==> flow/design.v <==
    localparam ADD     = 4'b0000;
    localparam SUB     = 4'b0001;
    localparam OR      = 4'b0010;
    localparam AND     = 4'b0011;
    localparam XOR     = 4'b0100;
    localparam NOT     = 4'b0101;
    localparam READ    = 4'b0110;
    localparam WRITE   = 4'b0111;
    localparam LOAD    = 4'b1000;
    localparam CMP     = 4'b1001;
    localparam SHIFT   = 4'b1010;
    localparam JMP     = 4'b1011;
    localparam JMPC    = 4'b1100;
    localparam SPECIAL = 4'b1101;
    localparam STACK   = 4'b1110;
    localparam MEM_NOP   = 2'b00;
    localparam MEM_READ  = 2'b01;
    localparam MEM_WRITE = 2'b10;
    localparam CMP_EQ_BIT       = 0;
    localparam CMP_RA_GT_RB_BIT = 1;
    localparam CMP_RB_GT_RA_BIT = 2;
    localparam CMP_RA_ZERO_BIT  = 3;
    localparam CMP_RB_ZERO_BIT  = 4;
    localparam CMP_CODE_EQ       = 3'b000;
    localparam CMP_CODE_RA_GT_RB = 3'b001;
    localparam CMP_CODE_RB_GT_RA = 3'b010;
    localparam CMP_CODE_RA_ZERO  = 3'b011;
    localparam CMP_CODE_RB_ZERO  = 3'b100;
    localparam FETCH         = 10'b0000000001;
    localparam DECODE        = 10'b0000000010;
    localparam REG_READ      = 10'b0000000100;
    localparam EXEC          = 10'b0000001000;
    localparam STORE         = 10'b0000010000;
    localparam REG_WRITE     = 10'b0000100000;
    localparam FETCH_IRQ_NUM = 10'b0001000000;
    localparam SAVE_PC       = 10'b0010000000;
    localparam ENTER_ISR     = 10'b0100000000;
    localparam DECREMENT_SP  = 10'b1000000000;
    localparam RAM_SIZE  = 16'h8000;
    localparam APP       = 16'h0064;
    localparam TIMER1_COUNT         = RAM_SIZE - 10;
    localparam TIMER_ENABLE         = RAM_SIZE - 9;
    localparam UART_1_RW            = RAM_SIZE - 2;
    localparam UART_1_RX_DATA_READY = RAM_SIZE - 1;
    localparam UART_1_TX_READY      = RAM_SIZE;
module alu(input wire I_clk,
    input wire I_reset,
    input wire I_enable,
    input wire[3:0] I_opcode,
    input wire I_opcode_mode,
    input wire[7:0] I_immediate,
    input wire[15:0] I_pc,
    input wire[15:0] I_rA,
    input wire[15:0] I_rB,
    input wire[2:0] I_compare_code,
    input wire I_irq_active,
    output reg[15:0] O_out,
    output reg O_write_rD,
    output reg O_write_pc,
    output reg O_irq_enable,
    output reg[1:0] O_memory_size,
    output reg[1:0] O_memory_mode);
     localparam ADD     = 4'b0000;
    localparam SUB     = 4'b0001;
    localparam OR      = 4'b0010;
    localparam AND     = 4'b0011;
    localparam XOR     = 4'b0100;
    localparam NOT     = 4'b0101;
    localparam READ    = 4'b0110;
    localparam WRITE   = 4'b0111;
    localparam LOAD    = 4'b1000;
    localparam CMP     = 4'b1001;
    localparam SHIFT   = 4'b1010;
    localparam JMP     = 4'b1011;
    localparam JMPC    = 4'b1100;
    localparam SPECIAL = 4'b1101;
    localparam STACK   = 4'b1110;
     localparam MEM_NOP   = 2'b00;
    localparam MEM_READ  = 2'b01;
    localparam MEM_WRITE = 2'b10;
     localparam CMP_EQ_BIT       = 0;
    localparam CMP_RA_GT_RB_BIT = 1;
    localparam CMP_RB_GT_RA_BIT = 2;
    localparam CMP_RA_ZERO_BIT  = 3;
    localparam CMP_RB_ZERO_BIT  = 4;
    localparam CMP_CODE_EQ       = 3'b000;
    localparam CMP_CODE_RA_GT_RB = 3'b001;
    localparam CMP_CODE_RB_GT_RA = 3'b010;
    localparam CMP_CODE_RA_ZERO  = 3'b011;
    localparam CMP_CODE_RB_ZERO  = 3'b100;
localparam OPCODE_MODE_SIGNED = 1'b0;
localparam OPCODE_MODE_UNSIGNED = 1'b1;
localparam OPCODE_MODE_HI = 1'b1;
localparam OPCODE_MODE_LO = 1'b0;
localparam OPCODE_MODE_IMMEDIATE = 1'b1;
reg irq_recover;
always @(posedge I_clk)
begin: ALU
    if (I_reset) begin
        O_irq_enable <= 0;
        irq_recover <= 0;
    end
    else begin
    if (I_enable == 1) begin
        if (I_opcode == ADD)
        begin
            if (I_opcode_mode == OPCODE_MODE_SIGNED)
            begin
                if (I_immediate[0] == 1) begin
                    O_out <= $signed(I_rA) + $signed({{12{I_immediate[4]}}, I_immediate[4:1]});
                end
                else begin
                    O_out <= $signed(I_rA) + $signed(I_rB);
                end
            end
            else begin
                if (I_immediate[0] == 1) begin
                    O_out <= $unsigned(I_rA) + $unsigned({12'b0, I_immediate[4:1]});
                end
                else begin
                    O_out <= $unsigned(I_rA) + $unsigned(I_rB);
                end
            end
            O_write_pc <= 0;
            O_write_rD <= 1;
            O_memory_mode <= MEM_NOP;
            O_memory_size <= 1;
        end
        else if (I_opcode == SUB)
        begin
            if (I_opcode_mode == OPCODE_MODE_SIGNED)
            begin
                if (I_immediate[0] == 1) begin
                    O_out <= $signed(I_rA) - $signed({{12{I_immediate[4]}}, I_immediate[4:1]});
                end
                else begin
                    O_out <= $signed(I_rA) - $signed(I_rB);
                end
            end
            else begin
                if (I_immediate[0] == 1) begin
                    O_out <= $unsigned(I_rA) - $signed({12'b0, I_immediate[4:1]});
                end
                else begin
                    O_out <= $unsigned(I_rA) - $unsigned(I_rB);
                end
            end
            O_write_pc <= 0;
            O_write_rD <= 1;
            O_memory_mode <= MEM_NOP;
            O_memory_size <= 1;
        end
        else if (I_opcode == OR)
        begin
            if (I_opcode_mode == OPCODE_MODE_IMMEDIATE) begin
                O_out <= I_rA | {11'b0, I_immediate[4:0]};
            end 
            else begin 
                O_out <= I_rA | I_rB;
            end
            O_write_pc <= 0;
            O_write_rD <= 1;
            O_memory_mode <= MEM_NOP;
            O_memory_size <= 1;
        end
        else if (I_opcode == AND)
        begin
            if (I_opcode_mode == OPCODE_MODE_IMMEDIATE) begin
                O_out <= I_rA & {11'b0, I_immediate[4:0]};
            end 
            else begin 
                O_out <= I_rA & I_rB;
            end
            O_write_pc <= 0;
            O_write_rD <= 1;
            O_memory_mode <= MEM_NOP;
            O_memory_size <= 1;
        end
        else if (I_opcode == XOR)
        begin
            if (I_opcode_mode == OPCODE_MODE_IMMEDIATE) begin
                O_out <= I_rA ^ {11'b0, I_immediate[4:0]};
            end 
            else begin 
                O_out <= I_rA ^ I_rB;
            end
            O_write_pc <= 0;
            O_write_rD <= 1;
            O_memory_mode <= MEM_NOP;
            O_memory_size <= 1;
        end
        else if (I_opcode == NOT)
        begin
            O_out <= ~I_rA;
            O_write_pc <= 0;
            O_write_rD <= 1;
            O_memory_mode <= MEM_NOP;
            O_memory_size <= 1;
        end
        else if (I_opcode == READ)
        begin
            O_out <= $signed(I_rA) + $signed({{11{I_immediate[4]}}, I_immediate[4:0]});
            O_write_pc <= 0;
            O_write_rD <= 1;
            O_memory_mode <= MEM_READ;
            O_memory_size <= I_opcode_mode == 1 ? 2 : 1;
        end
        else if (I_opcode == WRITE)
        begin
            O_out <= $signed(I_rA) + $signed({{11{I_immediate[4]}}, I_immediate[4:0]});
            O_write_pc <= 0;
            O_write_rD <= 0;
            O_memory_mode <= MEM_WRITE;
            O_memory_size <= I_opcode_mode == 1 ? 2 : 1;
        end
        else if (I_opcode == LOAD)
        begin
            if (I_opcode_mode == OPCODE_MODE_HI)
            begin
                O_out[15:8] <= I_immediate;
                O_out[7:0] <= 0;
            end
            else begin
                O_out[15:8] <= 0;
                O_out[7:0] <= I_immediate;
            end
            O_write_pc <= 0;
            O_write_rD <= 1;
            O_memory_mode <= MEM_NOP;
            O_memory_size <= 1;
        end
        else if (I_opcode == CMP)
        begin
            if (I_opcode_mode == OPCODE_MODE_SIGNED)
            begin
                O_out[CMP_RB_GT_RA_BIT] <= $signed(I_rA) < $signed(I_rB) ? 1 : 0;
                O_out[CMP_RA_GT_RB_BIT] <= $signed(I_rA) > $signed(I_rB) ? 1 : 0;
                O_out[CMP_EQ_BIT]       <= $signed(I_rA) == $signed(I_rB) ? 1 : 0;
                O_out[CMP_RA_ZERO_BIT]  <= $signed(I_rA) == 0 ? 1 : 0;
                O_out[CMP_RB_ZERO_BIT]  <= $signed(I_rB) == 0 ? 1 : 0;
            end
            else
            begin
                O_out[CMP_RB_GT_RA_BIT] <= $unsigned(I_rA) < $unsigned(I_rB) ? 1 : 0;
                O_out[CMP_RA_GT_RB_BIT] <= $unsigned(I_rA) > $unsigned(I_rB) ? 1 : 0;
                O_out[CMP_EQ_BIT]       <= $unsigned(I_rA) == $unsigned(I_rB) ? 1 : 0;
                O_out[CMP_RA_ZERO_BIT]  <= $unsigned(I_rA) == 0 ? 1 : 0;
                O_out[CMP_RB_ZERO_BIT]  <= $unsigned(I_rB) == 0 ? 1 : 0;
            end
            O_out[15:5] <= 0;
            O_write_pc <= 0;
            O_write_rD <= 1;
            O_memory_mode <= MEM_NOP;
            O_memory_size <= 1;
        end
        else if (I_opcode == SHIFT)
        begin
            if (I_opcode_mode == 1) begin
                O_out <= I_rA >> $unsigned(I_immediate);
            end
            else begin
                O_out <= I_rA << $unsigned(I_immediate);
            end
            O_write_pc <= 0;
            O_write_rD <= 1;
            O_memory_mode <= MEM_NOP;
            O_memory_size <= 1;
        end
        else if (I_opcode == JMP)
        begin
            if (I_opcode_mode == 0) begin
                O_out <= $signed(I_pc) + $signed({{8{I_immediate[7]}}, I_immediate});
            end
            else begin
                O_out <= I_rA;
            end
            O_write_pc <= 1;
            O_write_rD <= 0;
            O_memory_mode <= MEM_NOP;
            O_memory_size <= 1;
        end
        else if (I_opcode == JMPC)
        begin
            if (I_opcode_mode == 1) begin
                O_out <= $signed(I_pc) + $signed({{8{I_immediate[4]}}, I_immediate});
            end
            else begin
                O_out <= I_rB;
            end
            O_memory_mode <= MEM_NOP;
            O_memory_size <= 1;
            O_write_rD <= 0;
            if (I_compare_code == CMP_CODE_EQ)
            begin
                O_write_pc <= I_rA[CMP_EQ_BIT] == 1 ? 1 : 0;
            end
            else if(I_compare_code == CMP_CODE_RA_GT_RB)
            begin
                O_write_pc <= I_rA[CMP_RA_GT_RB_BIT] == 1 ? 1 : 0;
            end
            else if(I_compare_code == CMP_CODE_RB_GT_RA)
            begin
                O_write_pc <= I_rA[CMP_RB_GT_RA_BIT] == 1 ? 1 : 0;
            end
            else if(I_compare_code == CMP_CODE_RA_ZERO)
            begin
                O_write_pc <= I_rA[CMP_RA_ZERO_BIT] == 1 ? 1 : 0;
            end
            else if(I_compare_code == CMP_CODE_RB_ZERO)
            begin
                O_write_pc <= I_rA[CMP_RB_ZERO_BIT] == 1 ? 1 : 0;
            end
        end
        else if(I_opcode == SPECIAL)
        begin
            if (I_immediate[2:0] == 3'b000) begin 
                O_out <= I_pc;
                O_memory_mode <= MEM_NOP;
                O_write_rD <= 1;
                O_write_pc <= 0;
                O_memory_size <= 1;
            end
            else if (I_immediate[2:0] == 3'b001) begin 
                O_out <= I_pc;
                O_memory_mode <= MEM_NOP;
                O_write_rD <= 0;
                O_write_pc <= 0;
                O_memory_size <= 1;
                O_irq_enable <= 1;
                irq_recover <= 1;
            end
            else if (I_immediate[2:0] == 3'b010) begin 
                O_out <= I_pc;
                O_memory_mode <= MEM_NOP;
                O_write_rD <= 0;
                O_write_pc <= 0;
                O_memory_size <= 1;
                O_irq_enable <= 0;
                irq_recover <= 0;
            end
            else if (I_immediate[2:0] == 3'b100) begin 
                O_out <= $signed(I_rA) + 2;
                O_memory_mode <= MEM_READ;
                O_write_rD <= 0;
                O_write_pc <= 1;
                O_memory_size <= 2;
                O_irq_enable <= irq_recover;
            end
        end
        else if(I_opcode == STACK)
        begin
            if (I_opcode_mode == 0) begin
                O_out <= $signed(I_rA) - 2;
                O_memory_mode <= MEM_WRITE;
                O_write_rD <= 1;
                O_write_pc <= 0;
                O_memory_size <= 2;
            end 
            else if (I_opcode_mode == 1) begin
                O_out <= $signed(I_rA) + 2;
                O_memory_mode <= MEM_READ;
                O_write_rD <= 1;
                O_write_pc <= 0;
                O_memory_size <= 2;
            end
        end
    end
    if (I_irq_active) begin
        O_irq_enable <= 0;
    end
    end
end
endmodule
module ctrl_unit(input wire I_clk, 
    input wire I_reset,
    /*verilator lint_off UNUSED*/
    input wire[15:0] I_instruction,
    input wire I_mem_ready,
    input wire I_data_ready,
    input wire I_irq_enabled,
    input wire I_irq_active,
    output reg O_irq_ack,
    output reg[9:0] O_state,
    output reg O_execute,
    output reg O_push_pc);
     localparam ADD     = 4'b0000;
    localparam SUB     = 4'b0001;
    localparam OR      = 4'b0010;
    localparam AND     = 4'b0011;
    localparam XOR     = 4'b0100;
    localparam NOT     = 4'b0101;
    localparam READ    = 4'b0110;
    localparam WRITE   = 4'b0111;
    localparam LOAD    = 4'b1000;
    localparam CMP     = 4'b1001;
    localparam SHIFT   = 4'b1010;
    localparam JMP     = 4'b1011;
    localparam JMPC    = 4'b1100;
    localparam SPECIAL = 4'b1101;
    localparam STACK   = 4'b1110;
     localparam FETCH         = 10'b0000000001;
    localparam DECODE        = 10'b0000000010;
    localparam REG_READ      = 10'b0000000100;
    localparam EXEC          = 10'b0000001000;
    localparam STORE         = 10'b0000010000;
    localparam REG_WRITE     = 10'b0000100000;
    localparam FETCH_IRQ_NUM = 10'b0001000000;
    localparam SAVE_PC       = 10'b0010000000;
    localparam ENTER_ISR     = 10'b0100000000;
    localparam DECREMENT_SP  = 10'b1000000000;
reg mem_wait, wait_irq_number, irq_save_pc;
reg[15:0] instr;
always @(posedge I_clk)
begin: CTRL_UNIT
    if (I_reset == 1) 
    begin
        mem_wait <= 0;
        O_state <= 1;
        O_execute <= 0;
        O_irq_ack <= 0;
        O_push_pc <= 0;
        wait_irq_number <= 0;
        irq_save_pc <= 0;
    end
    else if (O_state == FETCH)
    begin
        if (I_mem_ready == 1 && mem_wait == 0)
        begin
            O_execute <= 1;
            mem_wait <= 1;
        end
        else if (mem_wait == 1)
        begin
            O_execute <= 0;
            if (I_data_ready == 1)
            begin
                mem_wait <= 0;
                O_state <= DECODE;
            end
        end
    end
    else if (O_state == DECODE)
    begin
        O_state <= REG_READ;
        instr <= I_instruction;
    end
    else if (O_state == REG_READ)
    begin
        O_state <= EXEC;
    end
    else if (O_state == EXEC)
    begin
        if (instr[15:12] == WRITE || instr[15:12] == READ || (instr[15:12] == SPECIAL && instr[2:0] == 3'b100) || instr[15:12] == STACK)
        begin
            if (I_mem_ready == 1 && mem_wait == 0)
            begin
                O_execute <= 1;
                mem_wait <= 1;
            end
            O_state <= STORE; 
        end
        else 
        begin
            O_state <= REG_WRITE;
        end
    end
    else if (O_state == STORE)
    begin
        if (I_mem_ready == 1 && mem_wait == 0)
        begin
            O_execute <= 1;
            mem_wait <= 1;
        end
        else if (mem_wait == 1)
        begin
            O_execute <= 0;
            if (((instr[15:12] == WRITE || (instr[15:12] == STACK && instr[8] == 0)) && I_mem_ready == 1) 
                || ((instr[15:12] == READ || (instr[15:12] == SPECIAL && instr[2:0] == 3'b100) || (instr[15:12] == STACK && instr[8])) && I_data_ready == 1))
            begin
                mem_wait <= 0;
                O_state <= REG_WRITE;
            end
        end
    end
    else if (O_state == REG_WRITE)
    begin
        if ((instr[15:12] == STACK && instr[8]) || (instr[15:12] == SPECIAL && instr[2:0] == 3'b100)) begin
            O_state <= DECREMENT_SP;
        end
        else begin
if (I_irq_enabled && I_irq_active && irq_save_pc == 0) begin
                O_irq_ack <= 1;
                O_state <= FETCH_IRQ_NUM;
            end
            else if (irq_save_pc == 1) begin
                irq_save_pc <= 0;
                O_push_pc <= 0;
                O_state <= ENTER_ISR;
            end
            else begin
                O_state <= FETCH;
            end
        end
    end
    else if (O_state == FETCH_IRQ_NUM) begin
        O_irq_ack <= 0;
        if (wait_irq_number == 1) begin
            O_state <= SAVE_PC;
            wait_irq_number <= 0;
        end
        else begin
            wait_irq_number <= 1;
        end
    end
    else if (O_state == SAVE_PC) begin
        irq_save_pc <= 1;
        O_push_pc <= 1;
        O_irq_ack <= 0;
        O_state <= DECODE;
    end
    else if (O_state == ENTER_ISR) begin
        O_state <= FETCH;
    end
    else if (O_state == DECREMENT_SP) begin
        if (I_irq_enabled && I_irq_active && irq_save_pc == 0) begin
            O_irq_ack <= 1;
            O_state <= FETCH_IRQ_NUM;
        end
        else if (irq_save_pc == 1) begin
            irq_save_pc <= 0;
            O_push_pc <= 0;
            O_state <= ENTER_ISR;
        end
        else begin
            O_state <= FETCH;
        end
    end
end
endmodule
module decoder(input wire I_clk,
    input wire I_reset, 
    input wire I_enable,
    input wire[15:0] I_instruction,
    output reg [3:0] O_opcode,
    output reg[2:0] O_rD_select,
    output reg[1:0] O_rD_write_pos,
    output reg[2:0] O_rA_select,
    output reg[2:0] O_rB_select,
    output reg[7:0] O_immediate,
    output reg O_mode);
     localparam ADD     = 4'b0000;
    localparam SUB     = 4'b0001;
    localparam OR      = 4'b0010;
    localparam AND     = 4'b0011;
    localparam XOR     = 4'b0100;
    localparam NOT     = 4'b0101;
    localparam READ    = 4'b0110;
    localparam WRITE   = 4'b0111;
    localparam LOAD    = 4'b1000;
    localparam CMP     = 4'b1001;
    localparam SHIFT   = 4'b1010;
    localparam JMP     = 4'b1011;
    localparam JMPC    = 4'b1100;
    localparam SPECIAL = 4'b1101;
    localparam STACK   = 4'b1110;
always @(posedge I_clk)
begin: decoder
    if (I_enable == 1 && I_reset == 0)
    begin
        O_opcode    <= I_instruction[15:12];
        O_rD_select <= I_instruction[11:9];
        O_rA_select <= I_instruction[7:5];
        O_rB_select <= I_instruction[4:2];
        O_mode      <= I_instruction[8];
        if (I_instruction[15:12] == WRITE)
        begin
            O_immediate <= {{3{I_instruction[11]}}, I_instruction[11:9], I_instruction[1:0]}; 
            O_rD_write_pos <= 0;
        end
        else if(I_instruction[15:12] == LOAD || I_instruction[15:12] == JMP)
        begin
            O_immediate <= I_instruction[7:0];
            if (I_instruction[8] == 0) begin
                O_rD_write_pos <= 1;
            end
            else begin
                O_rD_write_pos <= 2;
            end
        end
        else begin
            O_immediate <= {{3{I_instruction[4]}}, I_instruction[4:0]};
            O_rD_write_pos <= 0;
        end
    end
end
endmodule
module mem_ctrl(input wire I_clk,
    input wire I_reset, 
    input wire I_exec,
    input wire I_write,
    input wire[1:0] I_size,
    input wire[15:0] I_addr, 
    input wire[15:0] I_data,
    input wire MEM_ready,
    input wire[15:0] MEM_data_in,
    input wire MEM_data_ready,
    output reg[15:0] O_data, 
    output reg O_data_ready,
    output reg O_ready,
    output reg MEM_exec,
    output reg MEM_write,
    output reg[15:0] MEM_addr,
    output reg[1:0] MEM_size,
    output reg[15:0] MEM_data_out);
reg[1:0] state;
always @(*)
begin
    MEM_addr = I_addr;
    MEM_write = I_write;
    MEM_size = I_size;
    MEM_data_out = I_data;
    O_data = MEM_data_in;
    if (state == 0)
    begin
        O_ready = MEM_ready && !I_exec;
    end
    else
    begin
        O_ready = 0;
    end
end
always @(posedge I_clk)
begin: MEM_CTRL
    if (I_reset == 1) begin
        state <= 0;
        MEM_exec <= 0;
        O_data_ready <= 0;
    end
    else begin
        if (state == 0 && I_exec == 1 && MEM_ready == 1) 
        begin
            O_data_ready <= 0;
            MEM_exec <= 1;
            if (I_write == 1) 
            begin
                state <= 2;
            end
            else
            begin
                state <= 1;
            end
        end
        else if (state == 1)
        begin
            MEM_exec <= 0;
            if (MEM_data_ready == 1)
            begin
                O_data_ready <= 1;
                state <= 2;  
            end
        end
        else if (state == 2)
        begin
            MEM_exec <= 0;
            O_data_ready <= 0;
            if (MEM_ready == 1)
            begin
                state <= 0;
            end
        end
    end
end
endmodule
module pc(input wire I_clk,
    input wire I_reset,
    input wire I_enable,
    input wire[15:0] I_in,
    input wire I_write,
    output reg[15:0] O_out);
always @(posedge I_clk)
begin: PC
    if (I_reset == 1) begin
        O_out <= 0;
    end
    else if (I_enable == 1)
    begin
        if (I_write == 1)
        begin
            O_out <= I_in;
        end
        else begin
            O_out <= O_out + 2;
        end
    end
end
endmodule
module register(input wire I_clk,
    input wire I_reset, 
    input wire I_enable,
    input wire[2:0] I_rD_select,
    input wire[2:0] I_rA_select,
    input wire[2:0] I_rB_select,
    input wire[15:0] I_rD_in,
    input wire I_rD_write,
    input wire[1:0] I_rD_write_pos,
    output reg[15:0] O_rA_out,
    output reg[15:0] O_rB_out);
reg[15:0] registers[0:7];
integer i;
always @(posedge I_clk)
begin: register
    if (I_reset) begin
        for (i=0; i < 8; i=i+1) begin
            registers[i] <= 0;
        end
    end
    else if (I_enable == 1)
    begin
        O_rA_out <= registers[I_rA_select];
        O_rB_out <= registers[I_rB_select];
        if (I_rD_write == 1)
        begin
            if (I_rD_write_pos == 0) begin
                registers[I_rD_select] <= I_rD_in;
            end
            else if (I_rD_write_pos == 1) begin
                registers[I_rD_select][7:0] <= I_rD_in[7:0];
            end
            else if(I_rD_write_pos == 2) begin
                registers[I_rD_select][15:8] <= I_rD_in[15:8];
            end
        end
    end
end
endmodule
module core(input wire I_clk, 
    input wire I_reset,
    input wire I_irq_active,
    input wire MEM_ready,
    input wire[15:0] MEM_data_in, 
    input wire MEM_data_ready,
    output reg O_irq_ack,
    output reg MEM_exec, 
    output reg MEM_write,
    output reg[1:0] MEM_size, 
    output reg[15:0] MEM_addr, 
    output reg[15:0] MEM_data_out);
     localparam ADD     = 4'b0000;
    localparam SUB     = 4'b0001;
    localparam OR      = 4'b0010;
    localparam AND     = 4'b0011;
    localparam XOR     = 4'b0100;
    localparam NOT     = 4'b0101;
    localparam READ    = 4'b0110;
    localparam WRITE   = 4'b0111;
    localparam LOAD    = 4'b1000;
    localparam CMP     = 4'b1001;
    localparam SHIFT   = 4'b1010;
    localparam JMP     = 4'b1011;
    localparam JMPC    = 4'b1100;
    localparam SPECIAL = 4'b1101;
    localparam STACK   = 4'b1110;
     localparam FETCH         = 10'b0000000001;
    localparam DECODE        = 10'b0000000010;
    localparam REG_READ      = 10'b0000000100;
    localparam EXEC          = 10'b0000001000;
    localparam STORE         = 10'b0000010000;
    localparam REG_WRITE     = 10'b0000100000;
    localparam FETCH_IRQ_NUM = 10'b0001000000;
    localparam SAVE_PC       = 10'b0010000000;
    localparam ENTER_ISR     = 10'b0100000000;
    localparam DECREMENT_SP  = 10'b1000000000;
     localparam MEM_NOP   = 2'b00;
    localparam MEM_READ  = 2'b01;
    localparam MEM_WRITE = 2'b10;
    localparam RAM_SIZE  = 16'h8000;
    localparam APP       = 16'h0064;
    localparam TIMER1_COUNT         = RAM_SIZE - 10;
    localparam TIMER_ENABLE         = RAM_SIZE - 9;
    localparam UART_1_RW            = RAM_SIZE - 2;
    localparam UART_1_RX_DATA_READY = RAM_SIZE - 1;
    localparam UART_1_TX_READY      = RAM_SIZE;
localparam PUSH_PC_INSTRUCTION = {STACK, 4'b1110, {3{1'b1}}, 5'b00001};
reg alu_enable, decoder_enable, register_enable, pc_enable, mem_enable;
wire push_pc;
reg write_rD, pc_write, mem_write;
wire alu_pc_write, mem_ready, mem_execute, mem_data_ready, alu_write_rD, mode, irq_ack, alu_irq_enable;
wire[1:0] rD_write_pos;
reg[1:0] memory_mode, memory_size, alu_memory_size;
reg[2:0] reg_rD_select, rD_select, rA_select, rB_select;
reg[3:0] opcode;
reg[7:0] immediate;
reg[15:0] irq_number, pc_out, pc_in, rA_out, rB_out, alu_out, register_in, instruction, mem_addr, mem_data_in, mem_data_out;
/*verilator lint_off UNUSED*/
reg[9:0] state;
reg read_irq_number;
reg[15:0] instruction_q;
alu alu(.I_clk(I_clk),
    .I_reset(I_reset), 
    .I_enable(alu_enable),
    .I_opcode(opcode),
    .I_opcode_mode(mode),
    .I_immediate(immediate),
    .I_pc(pc_out),
    .I_rA(rA_out),
    .I_rB(rB_out),
    .I_compare_code(rD_select),
    .I_irq_active(irq_ack),
    .O_memory_mode(memory_mode),
    .O_memory_size(alu_memory_size),
    .O_out(alu_out),
    .O_write_rD(alu_write_rD),
    .O_write_pc(alu_pc_write),
    .O_irq_enable(alu_irq_enable));
ctrl_unit ctrl_unit(.I_clk(I_clk),
    .I_reset(I_reset),
    .I_irq_active(I_irq_active),
    .I_irq_enabled(alu_irq_enable), 
    .I_instruction(instruction),
    .I_mem_ready(mem_ready),
    .I_data_ready(mem_data_ready),
    .O_irq_ack(irq_ack),
    .O_state(state),
    .O_execute(mem_execute),
    .O_push_pc(push_pc));
decoder decoder(.I_clk(I_clk), 
    .I_reset(I_reset), 
    .I_enable(decoder_enable),
    .I_instruction(instruction),
    .O_opcode(opcode),
    .O_rD_select(rD_select),
    .O_rD_write_pos(rD_write_pos),
    .O_rA_select(rA_select),
    .O_rB_select(rB_select),
    .O_immediate(immediate),
    .O_mode(mode));
mem_ctrl mem_ctrl(.I_clk(I_clk), 
    .I_reset(I_reset), 
    .I_exec(mem_execute),
    .I_write(mem_write),
    .I_size(memory_size),
    .I_addr(mem_addr),
    .I_data(mem_data_in),
    .O_data(mem_data_out),
    .O_data_ready(mem_data_ready),
    .O_ready(mem_ready),
    .MEM_ready(MEM_ready),
    .MEM_exec(MEM_exec),
    .MEM_write(MEM_write),
    .MEM_size(MEM_size),
    .MEM_addr(MEM_addr),
    .MEM_data_out(MEM_data_out),
    .MEM_data_in(MEM_data_in),
    .MEM_data_ready(MEM_data_ready));
register register(.I_clk(I_clk), 
    .I_reset(I_reset), 
    .I_enable(register_enable),
    .I_rD_write(write_rD),
    .I_rD_select(reg_rD_select),
    .I_rD_write_pos(rD_write_pos),
    .I_rA_select(rA_select),
    .I_rB_select(rB_select),
    .O_rA_out(rA_out),
    .O_rB_out(rB_out),
    .I_rD_in(register_in));
pc pc(.I_clk(I_clk),
    .I_reset(I_reset), 
    .I_in(pc_in),
    .I_enable(pc_enable),
    .I_write(pc_write),
    .O_out(pc_out));
always @(posedge I_clk)
begin: INSTRUCTION_HOLD
    if (state == DECODE) begin
        instruction_q <= instruction;
    end
end
always @(posedge I_clk)
begin: IRQ_READ_NUMBER
    if (I_reset == 1) begin
        read_irq_number <= 0;
    end
    else if (irq_ack == 1) begin
        read_irq_number <= 1;
    end
    if (read_irq_number == 1) begin
        irq_number <= MEM_data_in;
        read_irq_number <= 0;
    end
end
always @(*)
begin
    begin
        if (state == DECODE) begin
            instruction = push_pc ? PUSH_PC_INSTRUCTION : MEM_data_in; 
        end
        else begin
            instruction = instruction_q;
        end
        decoder_enable = state == DECODE;
        register_enable = (state == REG_READ) || (state == REG_WRITE) || (state == DECREMENT_SP);
        alu_enable = state == EXEC;
        mem_enable = (state == STORE) || (state == SAVE_PC);
        pc_enable = (state == REG_WRITE) || (state == ENTER_ISR);
        mem_data_in = (opcode == STACK && instruction[0] == 1) ? pc_out : rB_out;
        write_rD = ((state == REG_WRITE) && alu_write_rD) || (state == DECREMENT_SP);
        memory_size = (state == FETCH) ? 2 : alu_memory_size;
        O_irq_ack = irq_ack;
        if (state != FETCH && ((opcode == SPECIAL && instruction[2:0] == 3'b100) || (opcode == STACK && instruction[8] == 1))) begin
            mem_addr = rA_out;
        end
        else begin
            mem_addr = mem_enable ? alu_out : pc_out;
        end
        if (state == DECREMENT_SP) begin
            reg_rD_select = rA_select;
        end
        else begin
            reg_rD_select = rD_select;
        end
        if (state == ENTER_ISR) begin
            pc_in = APP + irq_number * 2;
            pc_write = 1;
        end
        else if (instruction[15:12] == SPECIAL && instruction[2:0] == 3'b100) begin
            pc_in = mem_data_out;
            pc_write = 1;
        end
        else begin
            pc_in = alu_out;
            pc_write = alu_pc_write;
        end
        if (memory_mode == MEM_READ && state != DECREMENT_SP) begin
            register_in = mem_data_out;
        end
        else begin
            register_in = alu_out;
        end
        if (mem_enable && memory_mode == MEM_WRITE)
        begin
            mem_write = 1;
        end
        else begin
            mem_write = 0;
        end
    end
end
endmodule
Step by step through the tools: core
Each step is given for the RTL above and for the edited RTL.
Lines under "before" count in the file above, lines under "after" in the edited file.
"change": "after" minus "before" as printed here. "relative change": 100 x difference / "before".
Operators: Yosys type, input widths -> output width; for muxes data width and select width s.
The mark -- stands for no value.

set-up
  design top = core
  clock = I_clk
  library = sky130hd
  corner = tt_025C_1v80

Edit of the RTL
The edit as a unified diff against the file above.
The edited RTL no longer does the same as the RTL above: the edit was made by script, with no optimisation intended.

begin of diff
@@ -923,5 +923,5 @@
             pc_write = 1;
         end
-        else if (instruction[15:12] == SPECIAL && instruction[2:0] == 3'b100) begin
+        else if (instruction[15:12] < SPECIAL && instruction[2:0] == 3'b100) begin
             pc_in = mem_data_out;
             pc_write = 1;
end of diff

Elaborated design
Counts by Yosys on the flattened word-level netlist (proc, flatten, opt, wreduce; memories kept). Register bits leave out memories and registers merged into their read ports (data or address). Print and check cells are left out.
Yosys's memory passes give these memory sizes; they may raise the number of words (mostly to a power of two), join words into wider ones and drop unused or constant bits.

bit counts
  what                        before  after  change  relative change (%)
  register bits               132     132    0       0.00
  memory bits (writable)      128     128    0       0.00
  memory cells                1       1      0       0.00
  output and inout port bits  37      37     0       0.00
  cells after elaboration     673     673    0       0.00

cells by class
  what                              before  after  change  relative change (%)
  $add $sub $neg                    15      15     0       0.00
  $lt $le $gt $ge                   4       5      +1      +25.00
  eq/ne operators                   70      69     -1      -1.43
  shift-type cells                  2       2      0       0.00
  mux-type cells                    436     436    0       0.00
  bitwise logic cells               34      34     0       0.00
  reductions and logical operators  75      75     0       0.00

operators with widths
  kind                before  after  change  relative change (%)
  $eq 4x4->1 const B  12      11     -1      -8.33
  $lt 4x4->1 const B  0       1      +1      --
  $mux 1              285     285    0       0.00
  $mux 8              37      37     0       0.00
  $mux 2              35      35     0       0.00
  $mux 3              34      34     0       0.00
  $not 1->1           25      25     0       0.00
  $mux 16             24      24     0       0.00
  $logic_and 1x1->1   20      20     0       0.00
  $mux 10             19      19     0       0.00
  $logic_or 1x1->1    15      15     0       0.00
  $eq 4x3->1 const B  7       7      0       0.00
  $ne 2x1->1 const B  5       5      0       0.00
  $reduce_bool 3->1   5       5      0       0.00
  $eq 3x3->1 const B  4       4      0       0.00
  $reduce_or 2->1     4       4      0       0.00
  $eq 2x1->1 const B  3       3      0       0.00
  $eq 2x2->1 const B  3       3      0       0.00
  $eq 3x2->1 const B  3       3      0       0.00
  $ne 2x2->1 const B  3       3      0       0.00
  $add 16x16->16      2       2      0       0.00
  $add 16x4->16       2       2      0       0.00
  $eq 16x16->1        2       2      0       0.00
  $eq 3x1->1 const B  2       2      0       0.00
  $eq 4x2->1 const B  2       2      0       0.00
  $gt 16x16->1        2       2      0       0.00
  $logic_not 16->1    2       2      0       0.00
  $logic_not 2->1     2       2      0       0.00

Not every row of either side is listed.

Longest topological paths
Longest topological path by Yosys (ltp), each cell counted once; first at word level (registers and memories cut), then after technology mapping (sequential cells cut; the memories' decode and read muxes count).

depth
  what                       before  after  change  relative change (%)
  depth in word-level cells  19      19     0       0.00
  ABC_AREA                   0       0      --      --
  mapped depth               14      14     0       0.00

Netlist
Source: synth_stat.txt of the flow (Yosys; design flattened, memories mapped). It holds for the ABC_AREA given above (unset counts as 0); a run with the other value may have another netlist.

synthesis totals
  what                               before   after    change  relative change (%)
  cells in the netlist               2697     2724     +27     +1.00
  mapped area (µm²)                  24248.3  24469.7  +221.4  +0.91
  sequential part of the area (µm²)  8137.8   8137.8   0.0     0.00
  mapped flip-flops                  286      286      0       0.00
  buffer cells                       192      189      -3      -1.56

cells by type
  cell type                   before  after  change  relative change (%)
  sky130_fd_sc_hd__inv_1      102     77     -25     -24.51
  sky130_fd_sc_hd__nor2_1     325     349    +24     +7.38
  sky130_fd_sc_hd__o21ai_1    7       31     +24     +342.86
  sky130_fd_sc_hd__nand3_1    63      46     -17     -26.98
  sky130_fd_sc_hd__nand2b_1   37      54     +17     +45.95
  sky130_fd_sc_hd__o31ai_1    25      8      -17     -68.00
  sky130_fd_sc_hd__nor2b_1    23      35     +12     +52.17
  sky130_fd_sc_hd__nor3_1     76      66     -10     -13.16
  sky130_fd_sc_hd__xor2_1     24      34     +10     +41.67
  sky130_fd_sc_hd__o211ai_1   23      33     +10     +43.48
  sky130_fd_sc_hd__nand2_1    248     239    -9      -3.63
  sky130_fd_sc_hd__a21oi_1    190     199    +9      +4.74
  sky130_fd_sc_hd__mux2i_1    73      82     +9      +12.33
  sky130_fd_sc_hd__o21ai_0    173     165    -8      -4.62
  sky130_fd_sc_hd__o22ai_1    33      25     -8      -24.24
  sky130_fd_sc_hd__nand3b_1   3       11     +8      +266.67
  sky130_fd_sc_hd__a22oi_1    19      12     -7      -36.84
  sky130_fd_sc_hd__a2111oi_0  13      6      -7      -53.85

Not every row of either side is listed.
By module: a second synthesis without flattening, with its own total; a netlist apart from the flattened one above.

second synthesis, totals
  what                                before   after    change  relative change (%)
  cells (unflattened synthesis)       2833     2836     +3      +0.11
  area (unflattened synthesis) (µm²)  26540.5  26386.6  -153.9  -0.58

Each row is one instance without its submodules.

by module, before
  module     times used  cells  area (µm²)  sequential area (µm²)
  alu        1           1635   11583.6     700.7
  register   1           477    7993.9      4804.6
  core       1           299    2977.9      950.9
  ctrl_unit  1           172    1524.0      560.5
  pc         1           126    1002.2      320.3
  decoder    1           50     870.8       720.7
  mem_ctrl   1           74     588.1       100.1

by module, after
  module     times used  cells  area (µm²)  sequential area (µm²)
  alu        1           1636   11234.5     700.7
  register   1           492    8177.8      4804.6
  core       1           286    2989.1      950.9
  ctrl_unit  1           172    1524.0      560.5
  pc         1           126    1002.2      320.3
  decoder    1           50     870.8       720.7
  mem_ctrl   1           74     588.1       100.1

Timing after synthesis
Source: OpenSTA report_checks on the synthesized netlist (no wires, ideal clock, input and output delay 20% of the period each), path of least setup slack; recovery checks are left aside. Register names are those of the netlist, which keeps one name where synthesis merged equal registers.

path post-synthesis
  what                                 before                after                 change  relative change (%)
  path kind                            in2out                in2out                --      --
  from                                 input MEM_data_in[1]  input MEM_data_in[1]  --      --
  to                                   output MEM_addr[5]    output MEM_addr[13]   --      --
  clock period (ps)                    7000                  7000                  0       0.00
  external input delay (ps)            1400                  1400                  0       0.00
  external output delay (ps)           1400                  1400                  0       0.00
  time at the first pin (ps)           1400                  1400                  0       0.00
  arrival time (ps)                    2817                  2624                  -193    -6.85
  data required time (ps)              5600                  5600                  0       0.00
  setup slack (ps)                     2783                  2976                  +193    --
  delay of the path (ps)               1417                  1224                  -193    -13.62
  driving pins on the path             7                     8                     +1      +14.29
  path buffers                         1                     1                     0       0.00
  period reached after synthesis (ps)  4217                  4024                  -193    -4.58

"delay of the path" = arrival - input delay + setup time.
At an output port there is no setup time.
"driving pins on the path" counts driving pins, that of a launching flip-flop among them; a cell with two outputs on the path counts twice.
"period reached after synthesis" = period - worst setup slack (recovery checks aside). The figure is calculated, with input and output delays left at 20% of the set period.
The rows between start and end are the longest chain of elaborated cells between them; the timing report does not say that the signal goes this way. Where chains are equally long, one stands for them.
A line is the first line of the expression or statement that the cell stems from. Yosys adds cells for indexed reads and writes and turns some case tables into memories.

between the ends, post-synthesis, before
  cells stage by stage = sky130_fd_sc_hd__a22o_1 -> sky130_fd_sc_hd__nor3_1 -> sky130_fd_sc_hd__a22oi_1 -> sky130_fd_sc_hd__nor3_1 -> sky130_fd_sc_hd__clkbuf_1 -> sky130_fd_sc_hd__nand2_1 -> sky130_fd_sc_hd__o21ai_0
  cells in the longest elaborated chain = 7
  elaborated cells between the ends (all ways) = 7
  those cells by class = 1 x eq/ne; 3 x mux; 3 x reduce/logical

RTL lines, path post-synthesis, before
  what               line  RTL
  start, declared    740   input wire[15:0] MEM_data_in,
  $mux 16            895   instruction = push_pc ? PUSH_PC_INSTRUCTION : MEM_data_in;
  $mux 16            894   if (state == DECODE) begin
  $eq 3x3->1         909   if (state != FETCH && ((opcode == SPECIAL && instruction[2:0] == 3'b100) || (opcode == STACK && instruction[8] ...
  $logic_and 1x1->1  909
  $logic_or 1x1->1   909
  $logic_and 1x1->1  909
  $mux 16            909
  end, declared      746   output reg[15:0] MEM_addr,

between the ends, post-synthesis, after
  cells stage by stage = sky130_fd_sc_hd__nor3_1 -> sky130_fd_sc_hd__a21oi_1 -> sky130_fd_sc_hd__nor2_1 -> sky130_fd_sc_hd__a22oi_1 -> sky130_fd_sc_hd__nor3_1 -> sky130_fd_sc_hd__clkbuf_1 -> sky130_fd_sc_hd__nand2_1 -> sky130_fd_sc_hd__o21ai_0
  cells in the longest elaborated chain = 7
  elaborated cells between the ends (all ways) = 7
  those cells by class = 1 x eq/ne; 3 x mux; 3 x reduce/logical

RTL lines, path post-synthesis, after
  what               line  RTL
  start, declared    740   input wire[15:0] MEM_data_in,
  $mux 16            895   instruction = push_pc ? PUSH_PC_INSTRUCTION : MEM_data_in;
  $mux 16            894   if (state == DECODE) begin
  $eq 3x3->1         909   if (state != FETCH && ((opcode == SPECIAL && instruction[2:0] == 3'b100) || (opcode == STACK && instruction[8] ...
  $logic_and 1x1->1  909
  $logic_or 1x1->1   909
  $logic_and 1x1->1  909
  $mux 16            909
  end, declared      746   output reg[15:0] MEM_addr,

Path in the finished layout
Path of least setup slack in the final report of the runs of pair A (OpenROAD, finished layout, wires in). Where an end is a register, its clock arrival counts in the times.
The path's times are printed in steps of 10 ps; the period is the one set.

path post-layout
  what                        before                      after                 change  relative change (%)
  path kind                   reg2out                     in2out                --      --
  from                        register ctrl_unit.O_state  input MEM_data_in[2]  --      --
  to                          output MEM_addr[6]          output MEM_addr[8]    --      --
  clock period (ps)           7000                        7000                  0       0.00
  external input delay (ps)   --                          1400                  --      --
  external output delay (ps)  1400                        1400                  0       0.00
  time at the first pin (ps)  590                         1400                  +810    +137.29
  arrival time (ps)           4010                        4400                  +390    +9.73
  data required time (ps)     5600                        5600                  0       0.00
  setup slack (ps)            1590                        1200                  -390    --
  driving pins on the path    11                          10                    -1      -9.09
  path buffers                3                           3                     0       0.00

An end named without its bit number is one bit of that signal or, where synthesis recoded a state register, one of its new flip-flops.
The rows between start and end are the longest chain of elaborated cells between them; the timing report does not say that the signal goes this way. Where chains are equally long, one stands for them.
At most two assigning lines are given for a register; there are more.

between the ends, post-layout, before
  cells stage by stage = sky130_fd_sc_hd__dfxtp_1 -> sky130_fd_sc_hd__buf_4 -> sky130_fd_sc_hd__nand2b_1 -> sky130_fd_sc_hd__o22a_1 -> sky130_fd_sc_hd__nor3_1 -> sky130_fd_sc_hd__a22oi_1 -> sky130_fd_sc_hd__nor3_2 -> sky130_fd_sc_hd__buf_4 -> sky130_fd_sc_hd__nand2_1 -> sky130_fd_sc_hd__o21ai_0 -> sky130_fd_sc_hd__clkdlybuf4s50_1

RTL lines, path post-layout, before
  what             line  RTL
  start, declared  383   output reg[9:0] O_state,
  start, assigned  418   O_state <= 1;
  start, assigned  438   O_state <= DECODE;
  end, declared    746   output reg[15:0] MEM_addr,

before: Chain of elaborated cells between the ends: none given.

between the ends, post-layout, after
  cells stage by stage = sky130_fd_sc_hd__clkdlybuf4s50_1 -> sky130_fd_sc_hd__nor2b_1 -> sky130_fd_sc_hd__mux2i_1 -> sky130_fd_sc_hd__nor2_1 -> sky130_fd_sc_hd__a22oi_1 -> sky130_fd_sc_hd__nor3_2 -> sky130_fd_sc_hd__buf_4 -> sky130_fd_sc_hd__nand2_1 -> sky130_fd_sc_hd__o21ai_0 -> sky130_fd_sc_hd__clkdlybuf4s50_1
  cells in the longest elaborated chain = 7
  elaborated cells between the ends (all ways) = 7
  those cells by class = 1 x eq/ne; 3 x mux; 3 x reduce/logical

RTL lines, path post-layout, after
  what               line  RTL
  start, declared    740   input wire[15:0] MEM_data_in,
  $mux 16            895   instruction = push_pc ? PUSH_PC_INSTRUCTION : MEM_data_in;
  $mux 16            894   if (state == DECODE) begin
  $eq 3x3->1         909   if (state != FETCH && ((opcode == SPECIAL && instruction[2:0] == 3'b100) || (opcode == STACK && instruction[8] ...
  $logic_and 1x1->1  909
  $logic_or 1x1->1   909
  $logic_and 1x1->1  909
  $mux 16            909
  end, declared      746   output reg[15:0] MEM_addr,

Measured runs
Both versions went through the flow (Yosys, OpenROAD) with the same settings in each pair. Constraints: input delay and output delay 20% of the set period each, output load 0.01 pF.

flow settings, pair A
  period_ns = 7.0
  CAP_MARGIN = 20
  CORE_MARGIN = 2
  CORE_UTILIZATION = 40
  SLEW_MARGIN = 20

final reports, pair A
  what                                          before   after    change  relative change (%)
  area of the synthesized netlist (µm²)         24248.3  24469.7  +221.4  +0.91
  area of the die (µm²)                         62605.0  63169.3  +564.3  +0.90
  standard-cell area of the final layout (µm²)  26511.7  26579.2  +67.5   +0.25
  setup slack of the worst path (ps)            1594     1196     -398    --
  post-route setup TNS (ps)                     0        0        0       --
  total power of the final layout (mW)          3.622    3.531    -0.091  -2.51

flow settings, pair B
  CAP_MARGIN = 5
  CORE_UTILIZATION = 25
  CTS_CLUSTER_DIAMETER = 380
  CTS_CLUSTER_SIZE = 93
  GPL_TIMING_DRIVEN = 1
  MAX_ROUTING_LAYER = met4
  PLACE_DENSITY = 0.92
  SETUP_SLACK_MARGIN = 0.79
  period_ns = 8.12
  CORE_MARGIN = 2
  SLEW_MARGIN = 20

final reports, pair B
  what                                          before   after     change  relative change (%)
  area of the synthesized netlist (µm²)         24248.3  24469.7   +221.4  +0.91
  area of the die (µm²)                         99499.2  100397.0  +897.8  +0.90
  standard-cell area of the final layout (µm²)  26350.3  26511.7   +161.4  +0.61
  setup slack of the worst path (ps)            2112     1585      -527    --
  post-route setup TNS (ps)                     0        0         0       --
  total power of the final layout (mW)          2.328    2.316     -0.012  -0.52

"total power of the final layout" is the tool's figure for a default switching activity; nothing was simulated.
